==> flow/design.v <==
module CPU_6507(
	output [12:0] addr_bus,
	output reg [7:0] d_out,
	input [7:0] d_in,
	output reg wenb,
	input clk,
	input rstb,
	input rdy
);
reg [7:0] A;
reg [7:0] X;
reg [7:0] Y;
reg carry;
reg intr_disable;
reg overflow;
reg decimal;
reg [7:0] stack_ptr;
reg negative;
reg zero;
reg [15:0] PC;
reg [15:0] full_addr;
assign addr_bus = full_addr[12:0];
reg [7:0] addr_in_buff;
reg [7:0] I;
reg is_reset;
reg [3:0] phase;
wire [7:0] instr = phase == 1 ? d_in : I;
wire isNOP = instr == 8'hEA;
wire isLoadOrStore = instr[7:6] == 2'b10 && !isNOP && !(
		instr == 8'h90 ||
		instr == 8'hB0 ||
		instr[3:0] == 4'h8 ||
		instr[3:0] == 4'hA
	);
wire isLoad = isLoadOrStore && instr[5];
wire isStore = isLoadOrStore && !instr[5];
wire isJSR = instr == 8'h20;
wire isRTS = instr == 8'h60;
wire isRTI = instr == 8'h40;
wire isTransfer = instr == 8'h98 || instr == 8'hA8 || (instr[3:0] == 4'hA && instr[7:6] == 2'b10);
wire isBranch = instr[4:0] == 5'h10;
wire isJump = instr == 8'h4C || instr == 8'h6C;
wire isStack = ~instr[7] && instr[4:0] == 5'h08;
wire pull = instr[5];
wire isSpecial = (~instr[7] && instr[4:0] == 5'h18) || instr == 8'hB8 || instr == 8'hD8 || instr == 8'hF8;
wire isArith = !isLoadOrStore && !isNOP && !isTransfer && !isBranch && !isJump && !isTransfer && !isStack && !isSpecial;
wire isBreak = instr == 8'h00;
wire isImplied = instr[3:0] == 4'hA || instr[3:0] == 4'h8;
wire isImmediate = instr[4:0] == 5'h09 || instr[3:0] == 4'h02 || (instr[7] && ~instr[4] && instr[3:0] == 0); 
wire isIndexed = instr[4];
wire indexedByY = instr[3:0] == 4'h1 || instr[3:0] == 4'h9 || instr == 8'h96 || instr == 8'hB6 || instr == 8'hBE;
wire indexedIndirect = instr[4:0] == 5'h01;
wire indirectIndexed = instr[4:0] == 5'h11;
wire zeropage = (indexedIndirect || indirectIndexed || instr[3:2] == 2'b01) && !isImplied;
wire addr16 = !isImmediate && (instr[3:0] == 4'h9 || instr[3:2] == 2'b11 || instr == 8'h20) && !isImplied;
wire isCompare = (instr[7:5] == 3'b110 && instr[1:0] == 2'b01) || instr[3:0] == 4'h4 || instr[3:0] == 4'h0 || instr[3:0] == 4'hC;
wire isBit = instr == 8'h2C || instr == 8'h24;
wire [7:0] ALU_in1 = ~instr[0] && instr[3:0] != 4'hA && ~instr[7] ? d_in : (  
		instr[7] && instr[1:0] == 2'b00 ? (instr[5] ? X : Y) : (
		instr[7] && instr[1:0] == 2'b01 ? A : (
		(instr[7] && instr[1:0] == 2'b10 && instr != 8'hCA) || isBit ? d_in : (
		instr == 8'hCA ? X : (instr == 8'h88 ? Y : A)
	))));
wire [7:0] ALU_in2 = d_in;
wire [7:0] ALU_nin2 = ~d_in;
reg [8:0] ALU_res;
wire [7:0] ALU_sub = ALU_in1 - ALU_in2;
wire [7:0] ALU_sbc = ALU_sub - !carry;
wire [3:0] ALU_opsel = {instr[0], instr[7:5]};
wire [8:0] CMP_res = {1'b0, ALU_in1} + {1'b0, ALU_nin2} + 9'd1;
always @(*) begin
	case(ALU_opsel)
		0: ALU_res <= {ALU_in1, 1'b0};
		1: ALU_res <= {ALU_in1, carry};
		2: ALU_res <= {ALU_in1[0], 1'b0, ALU_in1[7:1]};
		3: ALU_res <= {ALU_in1[0], carry, ALU_in1[7:1]};
		4: ALU_res <= {carry, ALU_in1 - 1'b1};
		5: ALU_res <= {carry, ALU_in1};
		6: ALU_res <= instr == 8'hC8 ? {carry, ALU_in1 + 1'b1} : {carry, ALU_in1 - 1'b1};
		7: ALU_res <= {carry, ALU_in1 + 1'b1};
		8: ALU_res <= {carry, ALU_in1 | ALU_in2};
		9: ALU_res <= {carry, ALU_in1 & ALU_in2};
		10: ALU_res <= {carry, ALU_in1 ^ ALU_in2};
		11: ALU_res <= ALU_in1 + ALU_in2 + carry;
		12: ALU_res <= {carry, ALU_in1};
		13: ALU_res <= {carry, ALU_in1};
		14: ALU_res <= ALU_in1 + ALU_nin2 + 1'b1;
		15: ALU_res <= ALU_in1 + ALU_nin2 + carry;
	endcase
end
wire toA = !isLoadOrStore && !isCompare && (
		instr[3:0] == 4'h1 ||
		instr[3:0] == 4'h5 ||
		instr[3:0] == 4'h9 ||
		(instr[3:0] == 4'hA && ~instr[7]) ||
		instr[3:0] == 4'hD
	);
wire toY = instr == 8'hC8 || instr == 8'h88;
wire toX = instr == 8'hE8 || instr == 8'hCA;
wire toMem = (instr[3:0] == 4'hE || instr[3:0] == 4'h6) && !isLoadOrStore;
wire loadstoreTargetA = instr[1:0] == 2'b01;
wire loadstoreTargetX = instr[1:0] == 2'b10;
wire loadstoreTargetY = instr[1:0] == 2'b00;
wire [7:0] status_word = {negative, overflow, 1'b0, 1'b0, decimal, intr_disable, zero, carry};
reg should_branch;
always @(*) begin
	case(instr[7:5])
		0: should_branch <= negative == 1'b0;
		1: should_branch <= negative == 1'b1;
		2: should_branch <= overflow == 1'b0;
		3: should_branch <= overflow == 1'b1;
		4: should_branch <= carry == 1'b0;
		5: should_branch <= carry == 1'b1;
		6: should_branch <= zero == 1'b0;
		7: should_branch <= zero == 1'b1;
	endcase
end
wire [2:0] transfer_idx = {instr[1], instr[5:4]};
reg [7:0] transfer_source;
always @(*) begin
	case(transfer_idx)
		1: transfer_source <= Y;
		2: transfer_source <= A;
		4: transfer_source <= X;
		5: transfer_source <= X;
		6: transfer_source <= A;
		7: transfer_source <= stack_ptr;
		default: transfer_source <= A;
	endcase
end
always @(posedge clk) begin
	if(!rstb) begin
		d_out <= 8'h00;
		full_addr <= 16'h0000;
		phase <= 2;
		is_reset <= 1'b1;
		I <= 8'h00;  
		wenb <= 1'b1;
		carry <= 1'b0;
		addr_in_buff <= 8'h00;
		intr_disable <= 1'b1;
		overflow <= 1'b0;
		decimal <= 1'b0;
		stack_ptr <= 8'h00;
		negative <= 1'b0;
		A <= 8'h00;
		X <= 8'h00;
		Y <= 8'h00;
		zero <= 1'b1;
	end else if(rdy) begin
		phase <= phase + 1;
		if(phase == 0) begin
			wenb <= 1'b1;
			full_addr <= PC;
			PC <= PC + 1;
		end else if(phase == 1) begin
			I <= d_in;
			if(isNOP) begin
				phase <= 0;
			end else if(isStack) begin
				if(pull) begin
					full_addr <= {8'h01, stack_ptr + 1'b1};
					stack_ptr <= stack_ptr + 1'b1;
					wenb <= 1'b1;
					phase <= 4;
				end else begin
					full_addr <= {8'h01, stack_ptr};
					stack_ptr <= stack_ptr - 1'b1;
					wenb <= 1'b0;
					d_out <= instr[6] ? A : status_word;
					phase <= 0;
				end
			end else if(isSpecial) begin
				case(instr[7:5])
					0: carry <= 1'b0;
					1: carry <= 1'b1;
					2: intr_disable <= 1'b0;
					3: intr_disable <= 1'b1;
					5: overflow <= 1'b0;
					6: decimal <= 1'b0;
					7: decimal <= 1'b1;
				endcase
				phase <= 0;
			end else if(isRTS || isRTI) begin
				phase <= isRTS ? 14 : 13;
				full_addr <= {8'h01, stack_ptr + 1'b1};
				stack_ptr <= stack_ptr + 1;
				wenb <= 1'b1;
			end else if(isTransfer) begin
				case(transfer_idx)
					1: A <= transfer_source;
					2: Y <= transfer_source;
					4: A <= transfer_source;
					5: stack_ptr <= transfer_source;
					6: X <= transfer_source;
					7: X <= transfer_source;
				endcase
				if(transfer_idx != 5) begin
					negative <= transfer_source[7];
					zero <= transfer_source == 8'h00;
				end
				phase <= 0;
			end else begin
				if(isImmediate || isBranch) begin
					full_addr <= PC;
					PC <= PC + 1;
					phase <= 4;
				end
				if(zeropage || addr16 || isJump || isJSR) begin
					full_addr <= PC;
					PC <= PC + 1;
				end
			end
		end else if(phase == 2) begin
			if(isBreak) begin
				full_addr <= 16'hFFFC | (~is_reset << 1);
			end else begin
				if(zeropage) begin
					if(indexedIndirect) begin
						full_addr <= {8'h00, d_in + X};
						phase <= 8;
					end else if(indirectIndexed) begin
						full_addr <= {8'h00, d_in};
						phase <= 8;
					end else if(isIndexed) begin
						full_addr <= {8'h00, d_in + (indexedByY ? Y : X)};
						phase <= 4;
					end else begin
						full_addr <= {8'h00, d_in};
						phase <= 4;
					end
				end
				if(addr16 || isJump || isJSR) begin
					addr_in_buff <= d_in;
					full_addr <= PC;
					PC <= PC + 1;
					if(isJSR) begin
						phase <= 10;
					end
				end
			end
		end else if(phase == 3) begin
			if(isBreak) begin
				addr_in_buff <= d_in;
				full_addr <= full_addr | 1;
			end else if(addr16 || isJump) begin
				if(instr == 8'h6C) begin
					full_addr <= {d_in, addr_in_buff};
					phase <= 8;
				end else if(isIndexed) begin
					full_addr <= {d_in, addr_in_buff} + (indexedByY ? Y : X);
				end else begin
					full_addr <= {d_in, addr_in_buff};
				end
			end
		end else if(phase == 4) begin
			phase <= 0;
			if(isBreak) begin
				if(is_reset) begin
					PC <= {d_in, addr_in_buff};
				end else begin
					phase <= 10;
				end
				is_reset <= 1'b0;
			end else if(isStack) begin
				if(instr[6]) begin
					A <= d_in;
					negative <= d_in[7];
					zero <= d_in == 8'h00;
				end else begin
					negative <= d_in[7];
					overflow <= d_in[6];
					decimal <= d_in[3];
					intr_disable <= d_in[2];
					zero <= d_in[1];
					carry <= d_in[0];
				end
			end else if(isJump) begin
				PC <= full_addr;
			end else if(isBranch) begin
				if(should_branch) begin
					PC <= PC + {d_in[7], d_in[7], d_in[7], d_in[7], d_in[7], d_in[7], d_in[7], d_in[7], d_in};
				end
			end else if(isBit) begin
				negative <= ALU_in1[7];
				overflow <= ALU_in1[6];
				zero <= (A & d_in) == 8'h00;
			end else if(isLoadOrStore) begin
				if(isLoad) begin
					if(loadstoreTargetA) begin
						A <= d_in;
					end else if(loadstoreTargetX) begin
						X <= d_in;
					end else if(loadstoreTargetY) begin
						Y <= d_in;
					end
					negative <= d_in[7];
					zero <= d_in == 8'h00;
				end else if(isStore) begin
					if(loadstoreTargetA) begin
						d_out <= A;
					end else if(loadstoreTargetX) begin
						d_out <= X;
					end else if(loadstoreTargetY) begin
						d_out <= Y;
					end
					wenb <= 1'b0;
				end
			end else if(toMem) begin
				d_out <= ALU_res[7:0];
				wenb <= 1'b0;
				negative <= ALU_res[7];
				zero <= ALU_res[7:0] == 0;
				if(~instr[7]) begin
					carry <= ALU_res[8];
				end
			end else if(toA) begin
				A <= ALU_res[7:0];
				carry <= ALU_res[8];
				zero <= ALU_res[7:0] == 0;
				negative <= ALU_res[7];
				if(ALU_opsel == 4'd11 || ALU_opsel == 4'd15) begin
					overflow <= (ALU_in1[7] == (ALU_opsel == 4'd11 ? ALU_in2[7] : ALU_nin2[7])) && (ALU_res[7] != ALU_in1[7]);
				end
			end else if(toX) begin
				X <= ALU_res[7:0];
				zero <= ALU_res[7:0] == 0;
				negative <= ALU_res[7];
			end else if(toY) begin
				Y <= ALU_res[7:0];
				zero <= ALU_res[7:0] == 0;
				negative <= ALU_res[7];
			end else if(isCompare) begin
				carry <= CMP_res[8];
				zero <= CMP_res[7:0] == 0;
				negative <= CMP_res[7];
			end
		end else if(phase == 8) begin
			addr_in_buff <= d_in;
			full_addr <= {full_addr[15:8], full_addr[7:0] + 1'b1};
			wenb <= 1'b1;
		end else if(phase == 9) begin
			if(indirectIndexed) begin
				full_addr <= {d_in, addr_in_buff} + Y;
			end else begin
				full_addr <= {d_in, addr_in_buff};
			end
			phase <= 4;
		end else if(phase == 10) begin
			full_addr <= {8'h01, stack_ptr};
			d_out <= PC[15:8];
			PC[15:8] <= d_in;
			wenb <= 1'b0;
			stack_ptr <= stack_ptr - 1;
		end else if(phase == 11) begin
			full_addr <= {8'h01, stack_ptr};
			d_out <= PC[7:0];
			PC[7:0] <= addr_in_buff;
			wenb <= 1'b0;
			stack_ptr <= stack_ptr - 1;
			if(!isBreak) begin
				phase <= 0;
			end
		end else if(phase == 12) begin
			full_addr <= {8'h01, stack_ptr};
			d_out <= status_word;
			wenb <= 1'b0;
			stack_ptr <= stack_ptr - 1;
			phase <= 0;
			intr_disable <= 1'b1;
		end else if(phase == 13) begin
			negative <= d_in[7];
			overflow <= d_in[6];
			decimal <= d_in[3];
			intr_disable <= d_in[2];
			zero <= d_in[1];
			carry <= d_in[0];
			full_addr <= {8'h01, stack_ptr + 1'b1};
			stack_ptr <= stack_ptr + 1;
			wenb <= 1'b1;
		end else if(phase == 14) begin
			PC[7:0] <= d_in;
			full_addr <= {8'h01, stack_ptr + 1'b1};
			stack_ptr <= stack_ptr + 1;
			wenb <= 1'b1;
		end else if(phase == 15) begin
			PC[15:8] <= d_in;
			full_addr <= {8'h01, stack_ptr + 1'b1};
			wenb <= 1'b1;
			phase <= 0;
		end else begin
			phase <= 0;
		end
	end
end
endmodule
Tool chain data of CPU_6507
The steps from the RTL of CPU_6507 to its reports follow in flow order.
Line numbers count from 1 in the design file above.
{"block": "design", "design": "CPU_6507", "clock_port": "clk", "library": "sky130hd", "pvt_corner": "tt_025C_1v80"}

Word-level counts
Source: Yosys, flattened and elaborated, memories not mapped. Widths are those after wreduce. Registers that Yosys merges into a memory's read port (data or address) are not register bits. Print and check cells do not count.
{"block": "bits", "regBits": 100, "latch_bits": 0, "ramBits": 0, "mem_bits_ro": 0, "clocked_rd_ports_x_width": 0, "mem_count": 0, "inputBits": 11, "output_inout_bits": 22, "elab_cells": 808}
{"block": "op_classes", "add_sub_neg": 21, "multipliers": 0, "div_mod_pow": 0, "n_cmp": 0, "eq_ne": 211, "shifts": 0, "n_mux": 419, "bitwise": 17, "reduce_and_logical": 119}
{"block": "op_table", "cell": "8-bit 2-to-1 mux", "count": 186}
{"block": "op_table", "cell": "16-bit 2-to-1 mux", "count": 28}
{"block": "op_table", "cell": "1-bit 2-to-1 mux", "count": 167}
{"block": "op_table", "cell": "9-bit case mux with 14-bit select", "count": 1}
{"block": "op_table", "cell": "8-bit equality test (second input constant)", "count": 15}
{"block": "op_table", "cell": "4-bit 2-to-1 mux", "count": 30}
{"block": "op_table", "cell": "4-bit equality test (second input constant)", "count": 22}
{"block": "op_table", "cell": "5-bit inequality test (second input constant)", "count": 16}
{"block": "op_table", "cell": "6-bit inequality test (second input constant)", "count": 13}
{"block": "op_table", "cell": "22-bit AND reduction", "count": 3}
{"block": "op_table", "cell": "3-bit inequality test (second input constant)", "count": 21}
{"block": "op_table", "cell": "4-bit inequality test (second input constant)", "count": 14}
{"block": "op_table", "cell": "24-bit AND reduction", "count": 2}
{"block": "op_table", "cell": "8-bit zero test", "count": 6}
{"block": "op_table", "cell": "21-bit AND reduction", "count": 2}
{"block": "op_table", "cell": "1-bit logical OR", "count": 40}
{"block": "op_table", "cell": "16-bit by 8-bit adder with 16-bit output", "count": 2}
{"block": "op_table", "cell": "16-bit AND reduction", "count": 2}
{"block": "op_table", "cell": "2-bit inequality test (second input constant)", "count": 16}
{"block": "op_table", "cell": "4-bit by 3-bit equality test with 1-bit output (second input constant)", "count": 8}
{"block": "op_table", "cell": "8-bit by 1-bit adder with 8-bit output (second input constant)", "count": 4}
{"block": "op_table", "cell": "8-bit by 7-bit equality test with 1-bit output (second input constant)", "count": 4}
{"block": "op_table", "cell": "7-bit inequality test (second input constant)", "count": 4}
{"block": "op_table", "cell": "8-bit by 8-bit adder with 9-bit output", "count": 3}
{"block": "op_table", "cell": "1-bit logical AND", "count": 24}
{"block": "op_table", "cell": "3-bit by 1-bit inequality test with 1-bit output (second input constant)", "count": 8}
{"block": "op_table", "cell": "3-bit equality test (second input constant)", "count": 8}
{"block": "op_table", "cell": "8-bit by 1-bit subtractor with 8-bit output (second input constant)", "count": 3}
Other operator kinds: 64; their cells: 135.

Longest topological paths
Depth = most cells in a row (Yosys ltp): at word level without a register or memory, in the mapped netlist without a sequential cell, where the memories' decode and read muxes count.
{"block": "depth", "word_depth": 28, "ABC_AREA": 0, "ltp_mapped": 25, "depth_no_buf": 22}

Mapped cells and area
Source: synth_stat.txt of the flow (Yosys; design flattened, memories mapped). It holds for the ABC_AREA given above (unset counts as 0); a run with the other value may have another netlist.
The area totals of this step are shown rounded.
{"block": "by_type", "type": "sky130_fd_sc_hd__dfxtp_1", "count": 84, "type_area_um2": 1.68E+03}
{"block": "by_type", "type": "sky130_fd_sc_hd__ha_1", "count": 83, "type_area_um2": 1.04E+03}
{"block": "by_type", "type": "sky130_fd_sc_hd__a21oi_1", "count": 172, "type_area_um2": 860.826}
{"block": "by_type", "type": "sky130_fd_sc_hd__nand2_1", "count": 217, "type_area_um2": 814.531}
{"block": "by_type", "type": "sky130_fd_sc_hd__nor2_1", "count": 202, "type_area_um2": 758.227}
{"block": "by_type", "type": "sky130_fd_sc_hd__o21ai_0", "count": 133, "type_area_um2": 665.638}
{"block": "by_type", "type": "sky130_fd_sc_hd__xnor2_1", "count": 65, "type_area_um2": 569.296}
{"block": "by_type", "type": "sky130_fd_sc_hd__edfxtp_1", "count": 16, "type_area_um2": 480.461}
{"block": "by_type", "type": "sky130_fd_sc_hd__clkbuf_1", "count": 121, "type_area_um2": 454.186}
{"block": "by_type", "type": "sky130_fd_sc_hd__mux2i_1", "count": 44, "type_area_um2": 440.422}
{"block": "by_type", "type": "sky130_fd_sc_hd__nand3_1", "count": 72, "type_area_um2": 360.346}
{"block": "by_type", "type": "sky130_fd_sc_hd__a211oi_1", "count": 47, "type_area_um2": 352.838}
{"block": "by_type", "type": "sky130_fd_sc_hd__nor3_1", "count": 66, "type_area_um2": 330.317}
{"block": "by_type", "type": "sky130_fd_sc_hd__xor2_1", "count": 37, "type_area_um2": 324.061}
{"block": "by_type", "type": "sky130_fd_sc_hd__o221ai_1", "count": 33, "type_area_um2": 289.027}
{"block": "by_type", "type": "sky130_fd_sc_hd__o211ai_1", "count": 36, "type_area_um2": 270.259}
{"block": "by_type", "type": "sky130_fd_sc_hd__a221oi_1", "count": 29, "type_area_um2": 253.994}
{"block": "by_type", "type": "sky130_fd_sc_hd__inv_1", "count": 63, "type_area_um2": 236.477}
Other cell types: 91; their cells: 564.
{"block": "synth_totals", "mapped_cells": 2084, "yosys_area_um2": 14700, "seqArea_um2": 2160, "flip_flops": 100, "buffers": 167}

Worst setup path after synthesis
Path of least setup slack by OpenSTA after synthesis, without wires, with an ideal clock, recovery checks aside; 20% of the period is set as input and as output delay. Where synthesis merged equal registers, the netlist keeps one of their names.
{"block": "synth_timing", "path_kind": "in2reg", "start": "input port d_in[2]", "end": "register Y[7]", "period_ps": 9000, "in_delay_ps": 1800, "setup_ps": 122, "t_first_pin_ps": 1800, "t_arrival_ps": 6634, "required_time_ps": 8878, "setup_slack_ps": 2244, "delay_ps": 4956, "path_stages": 23, "path_buffers": 5, "synth_period_reached_ps": 6756}
"delay_ps" = arrival - input delay + setup time.
"path_stages": output pins that drive a net of the path, with the launching flip-flop's if there is one; two outputs of one cell count as two.
"synth_period_reached_ps" = period - worst setup slack (recovery checks aside). The figure is calculated, with input and output delays left at 20% of the set period.
The rows between start and end are the longest chain of elaborated cells between them; the timing report does not say that the signal goes this way. Where chains are equally long, one stands for them.
A line is the first line of the expression or statement that the cell stems from. Yosys adds cells for indexed reads and writes and turns some case tables into memories.
At most two assigning lines are given for a register; there are more.
{"block": "synth_between", "cell_sequence": "sky130_fd_sc_hd__buf_2 > sky130_fd_sc_hd__or4b_4 > sky130_fd_sc_hd__buf_6 > sky130_fd_sc_hd__or4_4 > sky130_fd_sc_hd__buf_6 > sky130_fd_sc_hd__a21bo_1 > sky130_fd_sc_hd__nand3_1 > sky130_fd_sc_hd__a31oi_2 > sky130_fd_sc_hd__nor2_1 > sky130_fd_sc_hd__ha_1 > sky130_fd_sc_hd__clkbuf_1 > sky130_fd_sc_hd__a21o_1 > sky130_fd_sc_hd__a21oi_1 > sky130_fd_sc_hd__o21ai_0 > sky130_fd_sc_hd__xnor2_1 > sky130_fd_sc_hd__a41o_1 > sky130_fd_sc_hd__a21oi_1 > sky130_fd_sc_hd__o32a_1 > sky130_fd_sc_hd__a211oi_1 > sky130_fd_sc_hd__and2_1 > sky130_fd_sc_hd__buf_6 > sky130_fd_sc_hd__a211oi_1 > sky130_fd_sc_hd__o311a_1", "elab_chain_len": 25, "cells_between": 133, "classes_between": "add/sub: 7; eq/ne: 50; mux: 29; logic: 4; reduce/logical: 43"}
{"block": "synth_rtl", "item": "start: declaration", "line_no": 4, "source": "input [7:0] d_in,"}
{"block": "synth_rtl", "item": "8-bit 2-to-1 mux", "line_no": 27, "source": "wire [7:0] instr = phase == 1 ? d_in : I;"}
{"block": "synth_rtl", "item": "8-bit equality test", "line_no": 62, "source": "instr == 8'hCA ? X : (instr == 8'h88 ? Y : A)"}
{"block": "synth_rtl", "item": "8-bit 2-to-1 mux x2", "line_no": 62}
{"block": "synth_rtl", "item": "8-bit 2-to-1 mux", "line_no": 61, "source": "(instr[7] && instr[1:0] == 2'b10 && instr != 8'hCA) || isBit ? d_in : ("}
{"block": "synth_rtl", "item": "8-bit 2-to-1 mux", "line_no": 60, "source": "instr[7] && instr[1:0] == 2'b01 ? A : ("}
{"block": "synth_rtl", "item": "8-bit 2-to-1 mux", "line_no": 59, "source": "instr[7] && instr[1:0] == 2'b00 ? (instr[5] ? X : Y) : ("}
{"block": "synth_rtl", "item": "8-bit 2-to-1 mux", "line_no": 58, "source": "wire [7:0] ALU_in1 = ~instr[0] && instr[3:0] != 4'hA && ~instr[7] ? d_in : ("}
{"block": "synth_rtl", "item": "[10 not listed]"}
{"block": "synth_rtl", "item": "8-bit 2-to-1 mux", "line_no": 278, "source": "end else if(isJump) begin"}
{"block": "synth_rtl", "item": "8-bit 2-to-1 mux", "line_no": 265, "source": "end else if(isStack) begin"}
{"block": "synth_rtl", "item": "8-bit 2-to-1 mux", "line_no": 258, "source": "if(isBreak) begin"}
{"block": "synth_rtl", "item": "8-bit 2-to-1 mux", "line_no": 256, "source": "end else if(phase == 4) begin"}
{"block": "synth_rtl", "item": "8-bit 2-to-1 mux", "line_no": 242, "source": "end else if(phase == 3) begin"}
{"block": "synth_rtl", "item": "8-bit 2-to-1 mux", "line_no": 214, "source": "end else if(phase == 2) begin"}
{"block": "synth_rtl", "item": "8-bit 2-to-1 mux", "line_no": 156, "source": "end else if(phase == 1) begin"}
{"block": "synth_rtl", "item": "end: assignment", "line_no": 192, "source": "2: Y <= transfer_source;"}
{"block": "synth_rtl", "item": "end: assignment", "line_no": 295, "source": "Y <= d_in;"}
{"block": "synth_rtl", "item": "end: declaration", "line_no": 12, "source": "reg [7:0] Y;"}

Worst path after layout
From the final timing report of entry A: the path of least setup slack in the routed layout; clock arrival at registers is part of the times.
The path's times are printed in steps of 10 ps; the period is the one set.
{"block": "layout_timing", "path_kind": "in2reg", "start": "input port d_in[0]", "end": "register d_out[0]", "period_ps": 7790, "in_delay_ps": 1560, "setup_ps": 130, "t_first_pin_ps": 1560, "t_arrival_ps": 7370, "required_time_ps": 8070, "setup_slack_ps": 700, "path_stages": 16, "path_buffers": 3}
The rows between start and end are the longest chain of elaborated cells between them; the timing report does not say that the signal goes this way. Where chains are equally long, one stands for them.
At most two assigning lines are given for a register; there are more.
{"block": "layout_between", "cell_sequence": "sky130_fd_sc_hd__buf_6 > sky130_fd_sc_hd__clkbuf_4 > sky130_fd_sc_hd__clkinv_2 > sky130_fd_sc_hd__mux2i_1 > sky130_fd_sc_hd__clkbuf_1 > sky130_fd_sc_hd__and2_1 > sky130_fd_sc_hd__nand3_1 > sky130_fd_sc_hd__ha_1 > sky130_fd_sc_hd__a22oi_1 > sky130_fd_sc_hd__o21ai_0 > sky130_fd_sc_hd__a21oi_1 > sky130_fd_sc_hd__o221ai_1 > sky130_fd_sc_hd__a211oi_2 > sky130_fd_sc_hd__a311oi_1 > sky130_fd_sc_hd__a21oi_1 > sky130_fd_sc_hd__o22ai_1", "elab_chain_len": 23, "cells_between": 112, "classes_between": "add/sub: 7; eq/ne: 46; mux: 27; logic: 5; reduce/logical: 27"}
{"block": "layout_rtl", "item": "start: declaration", "line_no": 4, "source": "input [7:0] d_in,"}
{"block": "layout_rtl", "item": "8-bit 2-to-1 mux", "line_no": 27, "source": "wire [7:0] instr = phase == 1 ? d_in : I;"}
{"block": "layout_rtl", "item": "2-bit equality test", "line_no": 61, "source": "(instr[7] && instr[1:0] == 2'b10 && instr != 8'hCA) || isBit ? d_in : ("}
{"block": "layout_rtl", "item": "1-bit logical AND x2", "line_no": 61}
{"block": "layout_rtl", "item": "1-bit logical OR", "line_no": 61}
{"block": "layout_rtl", "item": "8-bit 2-to-1 mux", "line_no": 61}
{"block": "layout_rtl", "item": "8-bit 2-to-1 mux", "line_no": 60, "source": "instr[7] && instr[1:0] == 2'b01 ? A : ("}
{"block": "layout_rtl", "item": "8-bit 2-to-1 mux", "line_no": 59, "source": "instr[7] && instr[1:0] == 2'b00 ? (instr[5] ? X : Y) : ("}
{"block": "layout_rtl", "item": "[8 not listed]"}
{"block": "layout_rtl", "item": "8-bit 2-to-1 mux", "line_no": 278, "source": "end else if(isJump) begin"}
{"block": "layout_rtl", "item": "8-bit 2-to-1 mux", "line_no": 265, "source": "end else if(isStack) begin"}
{"block": "layout_rtl", "item": "8-bit 2-to-1 mux", "line_no": 258, "source": "if(isBreak) begin"}
{"block": "layout_rtl", "item": "8-bit 2-to-1 mux", "line_no": 256, "source": "end else if(phase == 4) begin"}
{"block": "layout_rtl", "item": "8-bit 2-to-1 mux", "line_no": 242, "source": "end else if(phase == 3) begin"}
{"block": "layout_rtl", "item": "8-bit 2-to-1 mux", "line_no": 214, "source": "end else if(phase == 2) begin"}
{"block": "layout_rtl", "item": "8-bit 2-to-1 mux", "line_no": 156, "source": "end else if(phase == 1) begin"}
{"block": "layout_rtl", "item": "end: assignment", "line_no": 170, "source": "d_out <= instr[6] ? A : status_word;"}
{"block": "layout_rtl", "item": "end: assignment", "line_no": 310, "source": "d_out <= ALU_res[7:0];"}
{"block": "layout_rtl", "item": "end: declaration", "line_no": 3, "source": "output reg [7:0] d_out,"}

## Implementation results

Measured results for CPU_6507: 3 stored runs of the Yosys and OpenROAD flow on sky130hd. The settings differ; the order carries no meaning. The constraints put input and output delay at 20% of the set period each and load the outputs with 0.01 pF.
"period_less_ws_ps": clock period set for the run, less the worst setup slack. It is reckoned from that one timing run; input and output delays stay at 20% of the period that was set.
"worst_path_allowed_less_slack_ps": the worst setup path's part of the clock period (all of it between registers, 20% less for each end at a port) less its slack. A launch clock that arrives late makes it longer, a capture clock that arrives late makes it shorter.
"power.total_uw" is the tool's figure for a default switching activity; nothing was simulated.
"worst_path_allowed_less_slack_ps" is known to 10 ps.
Results are given in rounded form.

{"run": "entry A", "settings": { "ABC_AREA": 0, "CELL_PAD_IN_SITES_DETAIL_PLACEMENT": 2, "CELL_PAD_IN_SITES_GLOBAL_PLACEMENT": 3, "CORE_ASPECT_RATIO": 1.61, "CORE_MARGIN": 8, "CORE_UTILIZATION": 23, "CTS_CLUSTER_DIAMETER": 297, "CTS_CLUSTER_SIZE": 29, "GPL_ROUTABILITY_DRIVEN": 1, "GPL_TIMING_DRIVEN": 0, "HOLD_SLACK_MARGIN": 0.21, "MAX_ROUTING_LAYER": "met4", "MIN_ROUTING_LAYER": "met2", "PLACE_DENSITY": 0.37, "SETUP_SLACK_MARGIN": 0.99, "SLEW_MARGIN": 40, "TNS_END_PERCENT": 10, "period_ns": 7.79, "CAP_MARGIN": 20 }, "results": { "die_um2": 72400, "power.total_uw": 4280, "worst_path_allowed_less_slack_ps": 5530, "critical_path_type": "in2reg", "hold_worst_slack_ps": 495, "synth_area_um2": 14700, "util_pct": 28.5, "period_less_ws_ps": 7089, "fin_ws_ps": 701 }}
{"run": "entry B", "settings": { "ABC_AREA": 1, "CELL_PAD_IN_SITES_GLOBAL_PLACEMENT": 1, "CORE_UTILIZATION": 28, "MAX_ROUTING_LAYER": "met4", "PLACE_DENSITY_LB_ADDON": 0.13, "TNS_END_PERCENT": 35, "period_ns": 6.16, "CAP_MARGIN": 20, "CORE_MARGIN": 2, "SLEW_MARGIN": 20 }, "results": { "die_um2": 52600, "power.total_uw": 5530, "worst_path_allowed_less_slack_ps": 4570, "critical_path_type": "in2reg", "hold_worst_slack_ps": 466, "synth_area_um2": 14200, "util_pct": 33.4, "period_less_ws_ps": 5804, "fin_ws_ps": 356 }}
{"run": "entry C", "settings": { "ABC_AREA": 0, "CELL_PAD_IN_SITES_DETAIL_PLACEMENT": 2, "CELL_PAD_IN_SITES_GLOBAL_PLACEMENT": 3, "CORE_ASPECT_RATIO": 1.61, "CORE_MARGIN": 8, "CORE_UTILIZATION": 60, "CTS_CLUSTER_DIAMETER": 297, "CTS_CLUSTER_SIZE": 29, "GPL_ROUTABILITY_DRIVEN": 0, "GPL_TIMING_DRIVEN": 0, "HOLD_SLACK_MARGIN": 0.21, "MAX_ROUTING_LAYER": "met5", "MIN_ROUTING_LAYER": "met2", "PLACE_DENSITY": 0.37, "SETUP_SLACK_MARGIN": 0.99, "SLEW_MARGIN": 40, "TNS_END_PERCENT": 10, "period_ns": 7.79, "CAP_MARGIN": 20 }, "outcome": "did not finish, placement stopped with GPL-0301"}
